==> flow/design.v <==
module vDFFE(clk, load, in, out);
  parameter n=1;
  input clk, load;
  input [n-1:0] in;
  output [n-1:0] out;
  reg [n-1:0] out;
  reg [n-1:0] vDFF_in;
  always@(*)
    vDFF_in = (load) ? in : out;
  always @(posedge clk)
    out <= vDFF_in;
endmodule
module shifter(in, shift, sout);
	input [15:0] in;
	input [1:0] shift;
	output reg [15:0] sout;
	always@(*) begin
		case(shift)
			2'b00: sout = in;
			2'b01: sout = in << 1;
			2'b10: sout = in >> 1;
			2'b11: begin
				sout = in >> 1;
				sout[15] = in[15];
			end
			default: sout = in;
		endcase
	end
endmodule
module ALU(Ain, Bin, ALUop, out, Z);
	input [15:0] Ain, Bin;
	input [1:0] ALUop;
	output reg Z;
	output reg [15:0] out;
	always@(*) begin
		casex(ALUop)
			2'b00: out = Ain + Bin;
			2'b01: out = Ain - Bin;
			2'b10: out = Ain & Bin;
			2'b11: out = ~Bin;
			default: out = 16'bxxxxxxxxxxxxxxxx;
		endcase
		Z = (out == 16'b0) ? 1'b1 : 1'b0;
	end
endmodule
module regfile(data_in, writenum, write, readnum, clk, data_out);
	input [15:0] data_in;
	input [2:0] writenum, readnum;
	input write, clk;
	output reg [15:0] data_out;
	reg [7:0] writenum_out, readnum_out;
	reg [15:0] R0, R1, R2, R3, R4, R5, R6, R7;
	always@(*) begin
		writenum_out = 8'b0;
		case(writenum)
			3'b000: writenum_out[0] = 1'b1;
			3'b001: writenum_out[1] = 1'b1;
			3'b010: writenum_out[2] = 1'b1;
			3'b011: writenum_out[3] = 1'b1;
			3'b100: writenum_out[4] = 1'b1;
			3'b101: writenum_out[5] = 1'b1;
			3'b110: writenum_out[6] = 1'b1;
			3'b111: writenum_out[7] = 1'b1;
			default: writenum_out = 8'b0;
		endcase
	end
	always@(posedge clk) begin
		if(write) begin
			case(writenum_out)
				8'b00000001: R0 <= data_in;
				8'b00000010: R1 <= data_in;
				8'b00000100: R2 <= data_in;
				8'b00001000: R3 <= data_in;
				8'b00010000: R4 <= data_in;
				8'b00100000: R5 <= data_in;
				8'b01000000: R6 <= data_in;
				8'b10000000: R7 <= data_in;
				default: {R0, R1, R2, R3, R4, R5, R6, R7} <= {8'b0, 8'b0, 8'b0, 8'b0, 8'b0, 8'b0, 8'b0, 8'b0};
			endcase
		end
	end
	always@(*) begin
		readnum_out = 8'b0;
		case(readnum)
			3'b000: readnum_out[0] = 1'b1;
			3'b001: readnum_out[1] = 1'b1;
			3'b010: readnum_out[2] = 1'b1;
			3'b011: readnum_out[3] = 1'b1;
			3'b100: readnum_out[4] = 1'b1;
			3'b101: readnum_out[5] = 1'b1;
			3'b110: readnum_out[6] = 1'b1;
			3'b111: readnum_out[7] = 1'b1;
			default: readnum_out = 8'b0;
		endcase
	end
	always@(*) begin
		case(readnum_out)
			8'b00000001: data_out = R0;
			8'b00000010: data_out = R1;
			8'b00000100: data_out = R2;
			8'b00001000: data_out = R3;
			8'b00010000: data_out = R4;
			8'b00100000: data_out = R5;
			8'b01000000: data_out = R6;
			8'b10000000: data_out = R7;
			default: data_out = 16'b0;
		endcase
	end
endmodule
module datapath(clk,readnum,vsel,loada,loadb,shift,asel,bsel,ALUop,loadc,loads,writenum,write,mdata,PC,sximm5,sximm8,Z_out,datapath_out);
  input clk;
  input [2:0] readnum, writenum;
  input [1:0] ALUop, shift;
  input write, loada, loadb, asel, bsel, loadc, loads;
  input [1:0] vsel;
  input [15:0] sximm5, sximm8, mdata;
  input [7:0] PC;
  output [15:0] datapath_out;
  output [2:0] Z_out;
  wire [15:0] data_out;
  wire [15:0] out;
  wire [15:0] sout;
  wire Z;
  wire [15:0] in;
  wire [15:0] in_loadA;
  wire [15:0] datapath_out;
  wire [2:0] Z_out;
  reg [15:0] data_in;
  reg [15:0] Ain;
  reg [15:0] Bin;
  reg [2:0] status_in;
  regfile REGFILE(.data_in(data_in),.writenum(writenum),.write(write),.readnum(readnum),.clk(clk),.data_out(data_out));
  ALU U2(.Ain(Ain),.Bin(Bin),.ALUop(ALUop),.out(out),.Z(Z));
  shifter U1(.in(in),.shift(shift),.sout(sout));
  always@(*)begin   
    case(vsel)
      2'b00: data_in = datapath_out;
      2'b01: data_in = {8'b0, PC};
      2'b10: data_in = sximm8;
      2'b11: data_in = mdata;
      default: data_in = 16'b0;
    endcase
  end
  always@(*)begin
    if(asel == 1'b1)  
      Ain = 16'b0000000000000000;
    else
      Ain = in_loadA;
  end
  always@(*)begin
    if(bsel == 1'b1)  
      Bin = sximm5;
    else
      Bin = sout;
  end
  always@(*) begin
    status_in[2] = (Ain[15]^Bin[15]) ? 0 : (out[15]^Ain[15]);
    status_in[1] = out[15];
    status_in[0] = Z;
  end
  vDFFE #(16) A(clk, loada, data_out, in_loadA);
  vDFFE #(16) B(clk, loadb, data_out, in);
  vDFFE #(16) C(clk, loadc, out, datapath_out);
  vDFFE #(3) STATUS(clk, loads, status_in, Z_out);
endmodule
module cpu(clk, reset, s, load, in, out, N, V, Z, w);
    input clk, reset, s, load;
    input [15:0] in;
    output [15:0] out;
    output reg N, V, Z, w;
    parameter Swait = 4'b0000, Sdecode = 4'b0001, SgetA = 4'b0010, SgetB = 4'b0011, Swrite = 4'b0100, Srewrite = 4'b0101, Salu = 4'b0110, Sshift = 4'b0111, Sloadout = 4'b1000;
    wire [15:0] decoder_in;
    reg [1:0] op, shift;
    reg [15:0] sximm5, sximm8;
    reg [2:0] opcode, readnum, writenum;
    reg [3:0] state;
    reg [2:0] nsel;
    reg [1:0] vsel;
    reg loada, loadb, asel, bsel, loadc, loads, write;
    wire [2:0] Z_out;
    vDFFE #(16) Instruct_Reg(clk, load, in, decoder_in);
    always@(*) begin
        op = decoder_in[12:11];
        sximm5 = { {11{decoder_in[4]}}, decoder_in[4:0] };
        sximm8 = { {8{decoder_in[7]}}, decoder_in[7:0] };
        shift = decoder_in[4:3];
        opcode = decoder_in[15:13];
    end
    always@(*)begin
       case(nsel)
            3'b001: begin
                readnum = decoder_in[2:0];
                writenum = decoder_in[2:0];
            end  
            3'b010: begin
                readnum = decoder_in[7:5];
                writenum = decoder_in[7:5];
            end  
            3'b100: begin
                readnum = decoder_in[10:8];
                writenum = decoder_in[10:8];
            end  
            default: {readnum, writenum} = 3'b0;
        endcase 
    end
    reg [3:0] state_t;
    reg w_t;
    reg [2:0] nsel_t;
    reg [1:0] vsel_t;
    reg loada_t, loadb_t, asel_t, bsel_t, loadc_t, loads_t, write_t;
    always @(posedge clk) begin
        {state_t, w_t, nsel_t, vsel_t} = {state, w, nsel, vsel};
        {loada_t, loadb_t, asel_t, bsel_t, loadc_t, loads_t, write_t} = {loada, loadb, asel, bsel, loadc, loads, write};
        if(reset == 1'b1) {w_t, state_t} = {1'b1, Swait};
        else begin
            case(state_t)
                Sdecode: begin
                    if(opcode == 3'b110 && op == 2'b10) {w_t, state_t} = {1'b0, Swrite};
                    else {w_t, state_t} = {1'b0, SgetA};
                end
                Swrite: state_t = Swait;
                Swait: begin 
                    state_t = (s == 1'b1) ? Sdecode : Swait;
                    w_t = ~s;
                end
                SgetA: state_t = SgetB;
                SgetB: begin
                    if(opcode == 3'b110 && op == 2'b0) state_t = Sshift;
                    else if(opcode == 3'b101) state_t = Salu;
                end
                Salu: state_t = Sloadout;
                Sshift: state_t = Sloadout;
                Sloadout: state_t = Srewrite;
                Srewrite: state_t = Swait;
                default: {state_t, w_t} = {Swait, 1'b1};
            endcase
        end
        case(state_t)
            SgetA: {nsel_t, loada_t, loadb_t} = {3'b100, 1'b1, 1'b0};
            SgetB: {nsel_t, loadb_t, loada_t} = {3'b001, 1'b1, 1'b0};
            Salu: {asel_t, bsel_t} = {1'b0, 1'b0};
            Sshift: {asel_t, bsel_t} = {1'b1, 1'b0};
            Sloadout: {loadc_t, loads_t} = {1'b1, 1'b1};
            Srewrite: {vsel_t, nsel_t, write_t} = {2'b0, 3'b010, 1'b1};
            Swrite: {vsel_t, nsel_t, write_t} = {2'b10, 3'b100, 1'b1};
            default: begin 
                {nsel_t, vsel_t} = {3'b0, 2'b0};
                {loada_t, loadb_t, loadc_t, loads_t, asel_t, bsel_t, write_t} = 1'b0;
            end
        endcase
        {state, w, nsel, vsel} <= {state_t, w_t, nsel_t, vsel_t};
        {loada, loadb, asel, bsel, loadc, loads, write} <= {loada_t, loadb_t, asel_t, bsel_t, loadc_t, loads_t, write_t};
    end
    datapath DP(
        .clk(clk), 
        .readnum(readnum), 
        .vsel(vsel), 
        .loada(loada), 
        .loadb(loadb), 
        .shift(shift),
        .asel(asel),
        .bsel(bsel),
        .ALUop(op),
        .loadc(loadc),
        .loads(loads),
        .writenum(writenum),
        .write(write),
        .mdata(16'b0),
        .PC(8'b0),
        .sximm5(sximm5),
        .sximm8(sximm8),
        .Z_out(Z_out),
        .datapath_out(out)
    );
    always @(*) begin
        V = Z_out[2];
        N = Z_out[1];
        Z = Z_out[0];
    end
endmodule
Lab notebook: cpu

Step by step through the tools: cpu
Module cpu before and after one edit of its RTL, step after step.
Lines under "unedited" count in the file above, lines under "edited" in the edited file.
"change" is "edited" less "unedited", of the values as shown; "relative change" is that difference over "unedited", in percent.
Library cell names are shortened.
Not given: n/a
- top: cpu
- clock input: clk
- library: sky130hd
- timing corner: tt_025C_1v80

Edit of the RTL
The edit as a unified diff against the file above.
This change comes from a script, not from a designer. The edited design behaves differently; no optimisation was intended.
begin of diff
@@ -164,9 +164,11 @@
   vDFFE #(3) STATUS(clk, loads, status_in, Z_out);
 endmodule
-module cpu(clk, reset, s, load, in, out, N, V, Z, w);
+module cpu(clk, reset, s, load, in_in, out, N, V, Z, w);
     input clk, reset, s, load;
-    input [15:0] in;
+    input [15:0] in_in;
     output [15:0] out;
     output reg N, V, Z, w;
+    reg [15:0] in;
+    always @(posedge clk) in <= in_in;
     parameter Swait = 4'b0000, Sdecode = 4'b0001, SgetA = 4'b0010, SgetB = 4'b0011, Swrite = 4'b0100, Srewrite = 4'b0101, Salu = 4'b0110, Sshift = 4'b0111, Sloadout = 4'b1000;
     wire [15:0] decoder_in;
end of diff

Word-level counts
Yosys after proc, flatten, opt, wreduce and memory -nomap, before mapping. Memory bits, and registers merged into a memory's read port (data or address), are not among the register bits. Print and check cells are not counted.
Yosys's memory passes give these memory sizes; they may raise the number of words (mostly to a power of two), join words into wider ones and drop unused or constant bits.
- cells by class (element ; unedited ; edited ; change ; relative change (%)):
    add/subtract/negate cells ; 2 ; 2 ; 0 ; 0.00
    muxes and demuxes ; 30 ; 30 ; 0 ; 0.00
    equality and inequality tests ; 45 ; 45 ; 0 ; 0.00
    bitwise operators ; 13 ; 13 ; 0 ; 0.00
    reductions and logical operators ; 35 ; 35 ; 0 ; 0.00
- operators with widths (operator ; unedited ; edited ; change ; relative change (%)):
    NOT 1 bit ; 9 ; 9 ; 0 ; 0.00
    OR reduction 7 bit ; 9 ; 9 ; 0 ; 0.00
    equality test 4 x 3 -> 1 bit (second input constant) ; 8 ; 8 ; 0 ; 0.00
    case mux 16 bit (select 2 bit) ; 8 ; 8 ; 0 ; 0.00
    AND reduction 2 bit ; 8 ; 8 ; 0 ; 0.00
    equality test 2 bit (second input constant) ; 6 ; 6 ; 0 ; 0.00
    OR reduction 2 bit ; 6 ; 6 ; 0 ; 0.00
    case mux 1 bit (select 2 bit) ; 5 ; 5 ; 0 ; 0.00
    equality test 4 x 2 -> 1 bit (second input constant) ; 4 ; 4 ; 0 ; 0.00
    equality test 2 x 1 -> 1 bit (second input constant) ; 3 ; 3 ; 0 ; 0.00
    equality test 3 bit (second input constant) ; 3 ; 3 ; 0 ; 0.00
    zero test 2 bit ; 3 ; 3 ; 0 ; 0.00
    two-way mux 4 bit ; 3 ; 3 ; 0 ; 0.00
    OR reduction 5 bit ; 3 ; 3 ; 0 ; 0.00
    equality test 4 bit (second input constant) ; 2 ; 2 ; 0 ; 0.00
    equality test 8 x 1 -> 1 bit (second input constant) ; 2 ; 2 ; 0 ; 0.00
    equality test 8 x 2 -> 1 bit (second input constant) ; 2 ; 2 ; 0 ; 0.00
    equality test 8 x 3 -> 1 bit (second input constant) ; 2 ; 2 ; 0 ; 0.00
    equality test 8 x 4 -> 1 bit (second input constant) ; 2 ; 2 ; 0 ; 0.00
    equality test 8 x 5 -> 1 bit (second input constant) ; 2 ; 2 ; 0 ; 0.00
    equality test 8 x 6 -> 1 bit (second input constant) ; 2 ; 2 ; 0 ; 0.00
    equality test 8 x 7 -> 1 bit (second input constant) ; 2 ; 2 ; 0 ; 0.00
    equality test 8 bit (second input constant) ; 2 ; 2 ; 0 ; 0.00
    logical AND 1 bit ; 2 ; 2 ; 0 ; 0.00
    two-way mux 1 bit ; 2 ; 2 ; 0 ; 0.00
    case mux 1 bit (select 3 bit) ; 2 ; 2 ; 0 ; 0.00
    XOR 1 bit ; 2 ; 2 ; 0 ; 0.00
    adder 16 bit ; 1 ; 1 ; 0 ; 0.00
The list need not be complete.
- storage and ports (element ; unedited ; edited ; change ; relative change (%)):
    ROM bits ; 128 ; 128 ; 0 ; 0.00
    register bits ; 210 ; 226 ; +16 ; +7.62
    cells after elaboration ; 150 ; 151 ; +1 ; +0.67
    memories kept ; 2 ; 2 ; 0 ; 0.00
- memories (element ; unedited ; edited):
    words x width with read and write ports ; 8x8 r1 w0; 8x8 r1 w0 ; 8x8 r1 w0; 8x8 r1 w0

Longest topological paths
Longest topological path by Yosys (ltp), each cell counted once; first at word level (registers and memories cut), then after technology mapping (sequential cells cut; the memories' decode and read muxes count).
- depth (element ; unedited ; edited ; change ; relative change (%)):
    word-level depth ; 8 ; 8 ; 0 ; 0.00
    ABC_AREA ; 0 ; 0 ; n/a ; n/a
    mapped depth ; 20 ; 20 ; 0 ; 0.00
    gate-level depth less buffers ; 18 ; 18 ; 0 ; 0.00

Synthesis result
The flow's flattened synthesis, as Yosys stat reports it; memories are mapped. The netlist is that of the ABC_AREA named above (0 if unset); the other value can give another one.
- synthesis totals (element ; unedited ; edited ; change ; relative change (%)):
    mapped area (sq um) ; 10425.0 ; 10745.3 ; +320.3 ; +3.07
    flip-flops ; 213 ; 229 ; +16 ; +7.51
    cell count ; 926 ; 942 ; +16 ; +1.73
- cells by type (type ; unedited ; edited ; change ; relative change (%)):
    dfxtp_1 ; 14 ; 30 ; +16 ; +114.29
    clkbuf_1 ; 31 ; 32 ; +1 ; +3.23
    buf_1 ; 1 ; 0 ; -1 ; -100.00
    edfxtp_1 ; 199 ; 199 ; 0 ; 0.00
    nor2_1 ; 169 ; 169 ; 0 ; 0.00
    nand2_1 ; 83 ; 83 ; 0 ; 0.00
    a21oi_1 ; 65 ; 65 ; 0 ; 0.00
    o21ai_0 ; 48 ; 48 ; 0 ; 0.00
    nor2b_1 ; 34 ; 34 ; 0 ; 0.00
    mux2i_1 ; 31 ; 31 ; 0 ; 0.00
    a22oi_1 ; 26 ; 26 ; 0 ; 0.00
    ha_1 ; 23 ; 23 ; 0 ; 0.00
    nor3_1 ; 16 ; 16 ; 0 ; 0.00
    xnor2_1 ; 16 ; 16 ; 0 ; 0.00
    inv_1 ; 13 ; 13 ; 0 ; 0.00
    nand3_1 ; 12 ; 12 ; 0 ; 0.00
    xor2_1 ; 10 ; 10 ; 0 ; 0.00
    a2bb2oi_1 ; 9 ; 9 ; 0 ; 0.00
The list need not be complete.
The figures by module come from a second, unflattened synthesis with its own total; it is not the netlist above.
- unflattened totals (element ; unedited ; edited ; change ; relative change (%)):
    cells (unflattened synthesis) ; 889 ; 893 ; +4 ; +0.45
    area total of the unflattened synthesis (sq um) ; 11649.9 ; 11862.6 ; +212.7 ; +1.83
Rows give one instance, submodules left out.
- modules, unedited (module ; cells ; sequential area (sq um) ; instances ; area (sq um)):
    regfile ; 341 ; 3843.7 ; 1 ; 5870.6
    vDFFE (n=16) ; 16 ; 480.5 ; 4 ; 480.5
    ALU ; 232 ; 0.0 ; 1 ; 1636.6
    cpu ; 97 ; 440.4 ; 1 ; 967.2
    datapath ; 77 ; 0.0 ; 1 ; 723.2
    shifter ; 75 ; 0.0 ; 1 ; 440.4
    vDFFE (n=3) ; 3 ; 90.1 ; 1 ; 90.1
- modules, edited (module ; cells ; sequential area (sq um) ; instances ; area (sq um)):
    regfile ; 341 ; 3843.7 ; 1 ; 5870.6
    vDFFE (n=16) ; 16 ; 480.5 ; 4 ; 480.5
    ALU ; 232 ; 0.0 ; 1 ; 1636.6
    cpu ; 101 ; 760.7 ; 1 ; 1179.9
    datapath ; 77 ; 0.0 ; 1 ; 723.2
    shifter ; 75 ; 0.0 ; 1 ; 440.4
    vDFFE (n=3) ; 3 ; 90.1 ; 1 ; 90.1

Path before layout
Path of least setup slack by OpenSTA after synthesis, without wires, with an ideal clock, recovery checks aside; 20% of the period is set as input and as output delay. Where synthesis merged equal registers, the netlist keeps one of their names.
- timing after synthesis (element ; unedited ; edited ; change ; relative change (%)):
    path type ; reg2reg ; reg2reg ; n/a ; n/a
    start ; reg Instruct_Reg.out[3] ; reg Instruct_Reg.out[3] ; n/a ; n/a
    end ; reg DP.STATUS.out[0] ; reg DP.STATUS.out[0] ; n/a ; n/a
    data required time (ns) ; 7.866 ; 7.866 ; 0.000 ; 0.00
    period (ns) ; 8.0 ; 8.0 ; 0.0 ; 0.00
    launch time at the first pin (ns) ; 0.000 ; 0.000 ; 0.000 ; n/a
    path delay (ns) ; 4.012 ; 4.012 ; 0.000 ; 0.00
    path slack (ns) ; 3.988 ; 3.988 ; 0.000 ; n/a
    driving pins on the path ; 20 ; 20 ; 0 ; 0.00
    arrival (ns) ; 3.878 ; 3.878 ; 0.000 ; 0.00
    period reached after synthesis (ns) ; 4.012 ; 4.012 ; 0.000 ; 0.00
"path delay" = arrival - input delay + setup time.
"driving pins on the path": output pins that drive a net of the path, with the launching flip-flop's if there is one; two outputs of one cell count as two.
"period reached after synthesis" = period - worst setup slack (recovery checks aside). The figure is calculated, with input and output delays left at 20% of the set period.
Between the ends stands the longest chain of elaborated cells between them, by number of cells; it is not shown to be the way that was timed. Of several equally long chains one is given.
Each line given opens the expression or statement behind the cell; cells for indexed reads and writes are added by Yosys, which also makes memories of some case tables.
Between the ends, after synthesis, unedited:
- path through: edfxtp_1 > inv_1 > ha_1 > buf_6 > o21ai_0 > o21ai_1 > inv_1 > ha_1 > a31oi_1 > nor2_1 > xor2_1 > ha_1 > and3_1 > o211ai_1 > nor2b_1 > o31ai_1 > nand2b_1 > mux2i_1 > or3_1 > and4bb_1
- length of the longest elaborated chain: 7
- ends and longest elaborated chain, after synthesis, unedited (element ; RTL line ; text):
    from (decl) ; 5 ; output [n-1:0] out;
    from (assign) ; 11 ; out <= vDFF_in;
    equality test 2 bit ; 18 ; case(shift)
    OR reduction 2 bit ; n/a ;
    case mux 15 bit (select 3 bit) ; 18 ;
    subtractor 16 bit ; 38 ; 2'b01: out = Ain - Bin;
    case mux 16 bit (select 4 bit) ; 36 ; casex(ALUop)
    zero test 16 bit ; 43 ; Z = (out == 16'b0) ? 1'b1 : 1'b0;
    two-way mux 1 bit ; 43 ;
    to (assign) ; 11 ;
    to (decl) ; 5 ;
Some nets on the timed path still bear RTL names; the line given drives or declares the net.
- nets with RTL names, path after synthesis, unedited (net ; RTL line):
    DP.C.in[15] ; 36
Between the ends, after synthesis, edited:
- path through: edfxtp_1 > inv_1 > ha_1 > buf_6 > o21ai_0 > o21ai_1 > inv_1 > ha_1 > a31oi_1 > nor2_1 > xor2_1 > ha_1 > and3_1 > o211ai_1 > nor2b_1 > o31ai_1 > nand2b_1 > mux2i_1 > or3_1 > and4bb_1
- length of the longest elaborated chain: 7
- ends and longest elaborated chain, after synthesis, edited (element ; RTL line ; text):
    from (decl) ; 5 ; output [n-1:0] out;
    from (assign) ; 11 ; out <= vDFF_in;
    equality test 2 bit ; 18 ; case(shift)
    OR reduction 2 bit ; n/a ;
    case mux 15 bit (select 3 bit) ; 18 ;
    subtractor 16 bit ; 38 ; 2'b01: out = Ain - Bin;
    case mux 16 bit (select 4 bit) ; 36 ; casex(ALUop)
    zero test 16 bit ; 43 ; Z = (out == 16'b0) ? 1'b1 : 1'b0;
    two-way mux 1 bit ; 43 ;
    to (assign) ; 11 ;
    to (decl) ; 5 ;
- nets with RTL names, path after synthesis, edited (net ; RTL line):
    DP.C.in[15] ; 36

Timing after layout
Path of least setup slack in the final report of each run of pair A (OpenROAD, finished layout, wires in). Where an end is a register, its clock arrival counts in the times.
- timing after layout (element ; unedited ; edited ; change ; relative change (%)):
    path type ; reg2reg ; reg2reg ; n/a ; n/a
    start ; reg Instruct_Reg.out[3] ; reg Instruct_Reg.out[4] ; n/a ; n/a
    end ; reg DP.STATUS.out[0] ; reg DP.STATUS.out[0] ; n/a ; n/a
    driving pins on the path ; 17 ; 18 ; +1 ; +5.88
    data required time (ns) ; 5.51 ; 5.53 ; +0.02 ; +0.36
    path slack (ns) ; 0.44 ; 0.47 ; +0.03 ; n/a
    launch time at the first pin (ns) ; 0.53 ; 0.53 ; 0.00 ; 0.00
    arrival (ns) ; 5.08 ; 5.05 ; -0.03 ; -0.59
    period (ns) ; 5.13 ; 5.13 ; 0.00 ; 0.00
Between the ends stands the longest chain of elaborated cells between them, by number of cells; it is not shown to be the way that was timed. Of several equally long chains one is given.
Between the ends, after layout, unedited:
- path through: edfxtp_1 > ha_1 > o21ai_0 > a21oi_1 > a21oi_1 > ha_1 > a31oi_1 > xnor2_1 > ha_1 > a2111oi_0 > o21ai_0 > nor3_2 > nor4_1 > o41a_1 > nor2_1 > nor4bb_1 > and4bb_1
- length of the longest elaborated chain: 7
- ends and longest elaborated chain, after layout, unedited (element ; RTL line ; text):
    from (decl) ; 5 ; output [n-1:0] out;
    from (assign) ; 11 ; out <= vDFF_in;
    equality test 2 bit ; 18 ; case(shift)
    OR reduction 2 bit ; n/a ;
    case mux 15 bit (select 3 bit) ; 18 ;
    subtractor 16 bit ; 38 ; 2'b01: out = Ain - Bin;
    case mux 16 bit (select 4 bit) ; 36 ; casex(ALUop)
    zero test 16 bit ; 43 ; Z = (out == 16'b0) ? 1'b1 : 1'b0;
    two-way mux 1 bit ; 43 ;
    to (assign) ; 11 ;
    to (decl) ; 5 ;
Some nets on the timed path still bear RTL names; the line given drives or declares the net.
- nets with RTL names, path after layout, unedited (net ; RTL line):
    DP.C.in[13] ; 36
Between the ends, after layout, edited:
- path through: edfxtp_1 > inv_1 > ha_1 > a21oi_1 > a2bb2oi_1 > nor3_2 > a31oi_1 > nor2_1 > xor2_1 > ha_1 > and3_1 > o211ai_1 > nor2b_1 > o31ai_1 > nand2b_1 > mux2i_1 > or3_1 > and4bb_1
- length of the longest elaborated chain: 7
- ends and longest elaborated chain, after layout, edited (element ; RTL line ; text):
    from (decl) ; 5 ; output [n-1:0] out;
    from (assign) ; 11 ; out <= vDFF_in;
    equality test 2 bit ; 18 ; case(shift)
    OR reduction 2 bit ; n/a ;
    case mux 15 bit (select 3 bit) ; 18 ;
    subtractor 16 bit ; 38 ; 2'b01: out = Ain - Bin;
    case mux 16 bit (select 4 bit) ; 36 ; casex(ALUop)
    zero test 16 bit ; 43 ; Z = (out == 16'b0) ? 1'b1 : 1'b0;
    two-way mux 1 bit ; 43 ;
    to (assign) ; 11 ;
    to (decl) ; 5 ;
- nets with RTL names, path after layout, edited (net ; RTL line):
    DP.C.in[15] ; 36

Layout results
Both versions went through the flow (Yosys, OpenROAD) with the same settings in each pair. Constraints: input delay and output delay 20% of the set period each, output load 0.01 pF.
Flow settings, pair A:
- noted CORE_UTILIZATION: 40
- period_ns: 5.13
- CAP_MARGIN: 20
- CORE_MARGIN at 2
- noted SLEW_MARGIN: 20
- results, pair A (element ; unedited ; edited ; change ; relative change (%)):
    setup TNS (ns) ; 0.000 ; 0.000 ; 0.000 ; n/a
    worst hold slack after layout (ns) ; 0.469 ; 0.402 ; -0.067 ; n/a
    overall power (W) ; 0.004596 ; 0.004666 ; +0.000070 ; +1.52
    cell area after synthesis (sq um) ; 10425.0 ; 10745.3 ; +320.3 ; +3.07
    setup slack of the critical path (ns) ; 0.435 ; 0.474 ; +0.039 ; n/a
    die area (sq um) ; 27370.4 ; 28190.4 ; +820.0 ; +3.00
    achieved clock period (ns) ; 4.695 ; 4.656 ; -0.039 ; -0.83
    utilization of the finished layout (%) ; 46.2 ; 47.0 ; +0.8 ; n/a
    standard-cell area after layout (sq um) ; 11947.7 ; 12313.1 ; +365.4 ; +3.06
Flow settings, pair B:
- CELL_PAD_IN_SITES_GLOBAL_PLACEMENT: 3
- noted CORE_ASPECT_RATIO: 1.77
- CORE_MARGIN at 6
- noted CORE_UTILIZATION: 50
- CTS_CLUSTER_DIAMETER: 234
- noted CTS_CLUSTER_SIZE: 46
- MAX_ROUTING_LAYER: met5
- PLACE_DENSITY: 0.71
- SETUP_SLACK_MARGIN at -0.24
- period_ns: 3.77
- CAP_MARGIN: 20
- noted SLEW_MARGIN: 20
- results, pair B (element ; unedited ; edited ; change ; relative change (%)):
    setup TNS (ns) ; -1.156 ; -1.128 ; +0.028 ; n/a
    worst hold slack after layout (ns) ; 0.492 ; 0.427 ; -0.065 ; n/a
    overall power (W) ; 0.005617 ; 0.005406 ; -0.000211 ; -3.76
    cell area after synthesis (sq um) ; 10425.0 ; 10745.3 ; +320.3 ; +3.07
    setup slack of the critical path (ns) ; -0.376 ; -0.323 ; +0.053 ; n/a
    die area (sq um) ; 24601.8 ; 25297.6 ; +695.8 ; +2.83
    achieved clock period (ns) ; 4.146 ; 4.093 ; -0.053 ; -1.28
    utilization of the finished layout (%) ; 62.6 ; 62.4 ; -0.2 ; n/a
    standard-cell area after layout (sq um) ; 12653.4 ; 13012.5 ; +359.1 ; +2.84
"achieved clock period": clock period set for the run, less the worst setup slack. It is reckoned from that one timing run; input and output delays stay at 20% of the period that was set.
By "overall power" is meant OpenSTA's value without simulated activity: inputs other than the clock are taken to toggle once in ten clock periods, and the tool carries that through the logic.
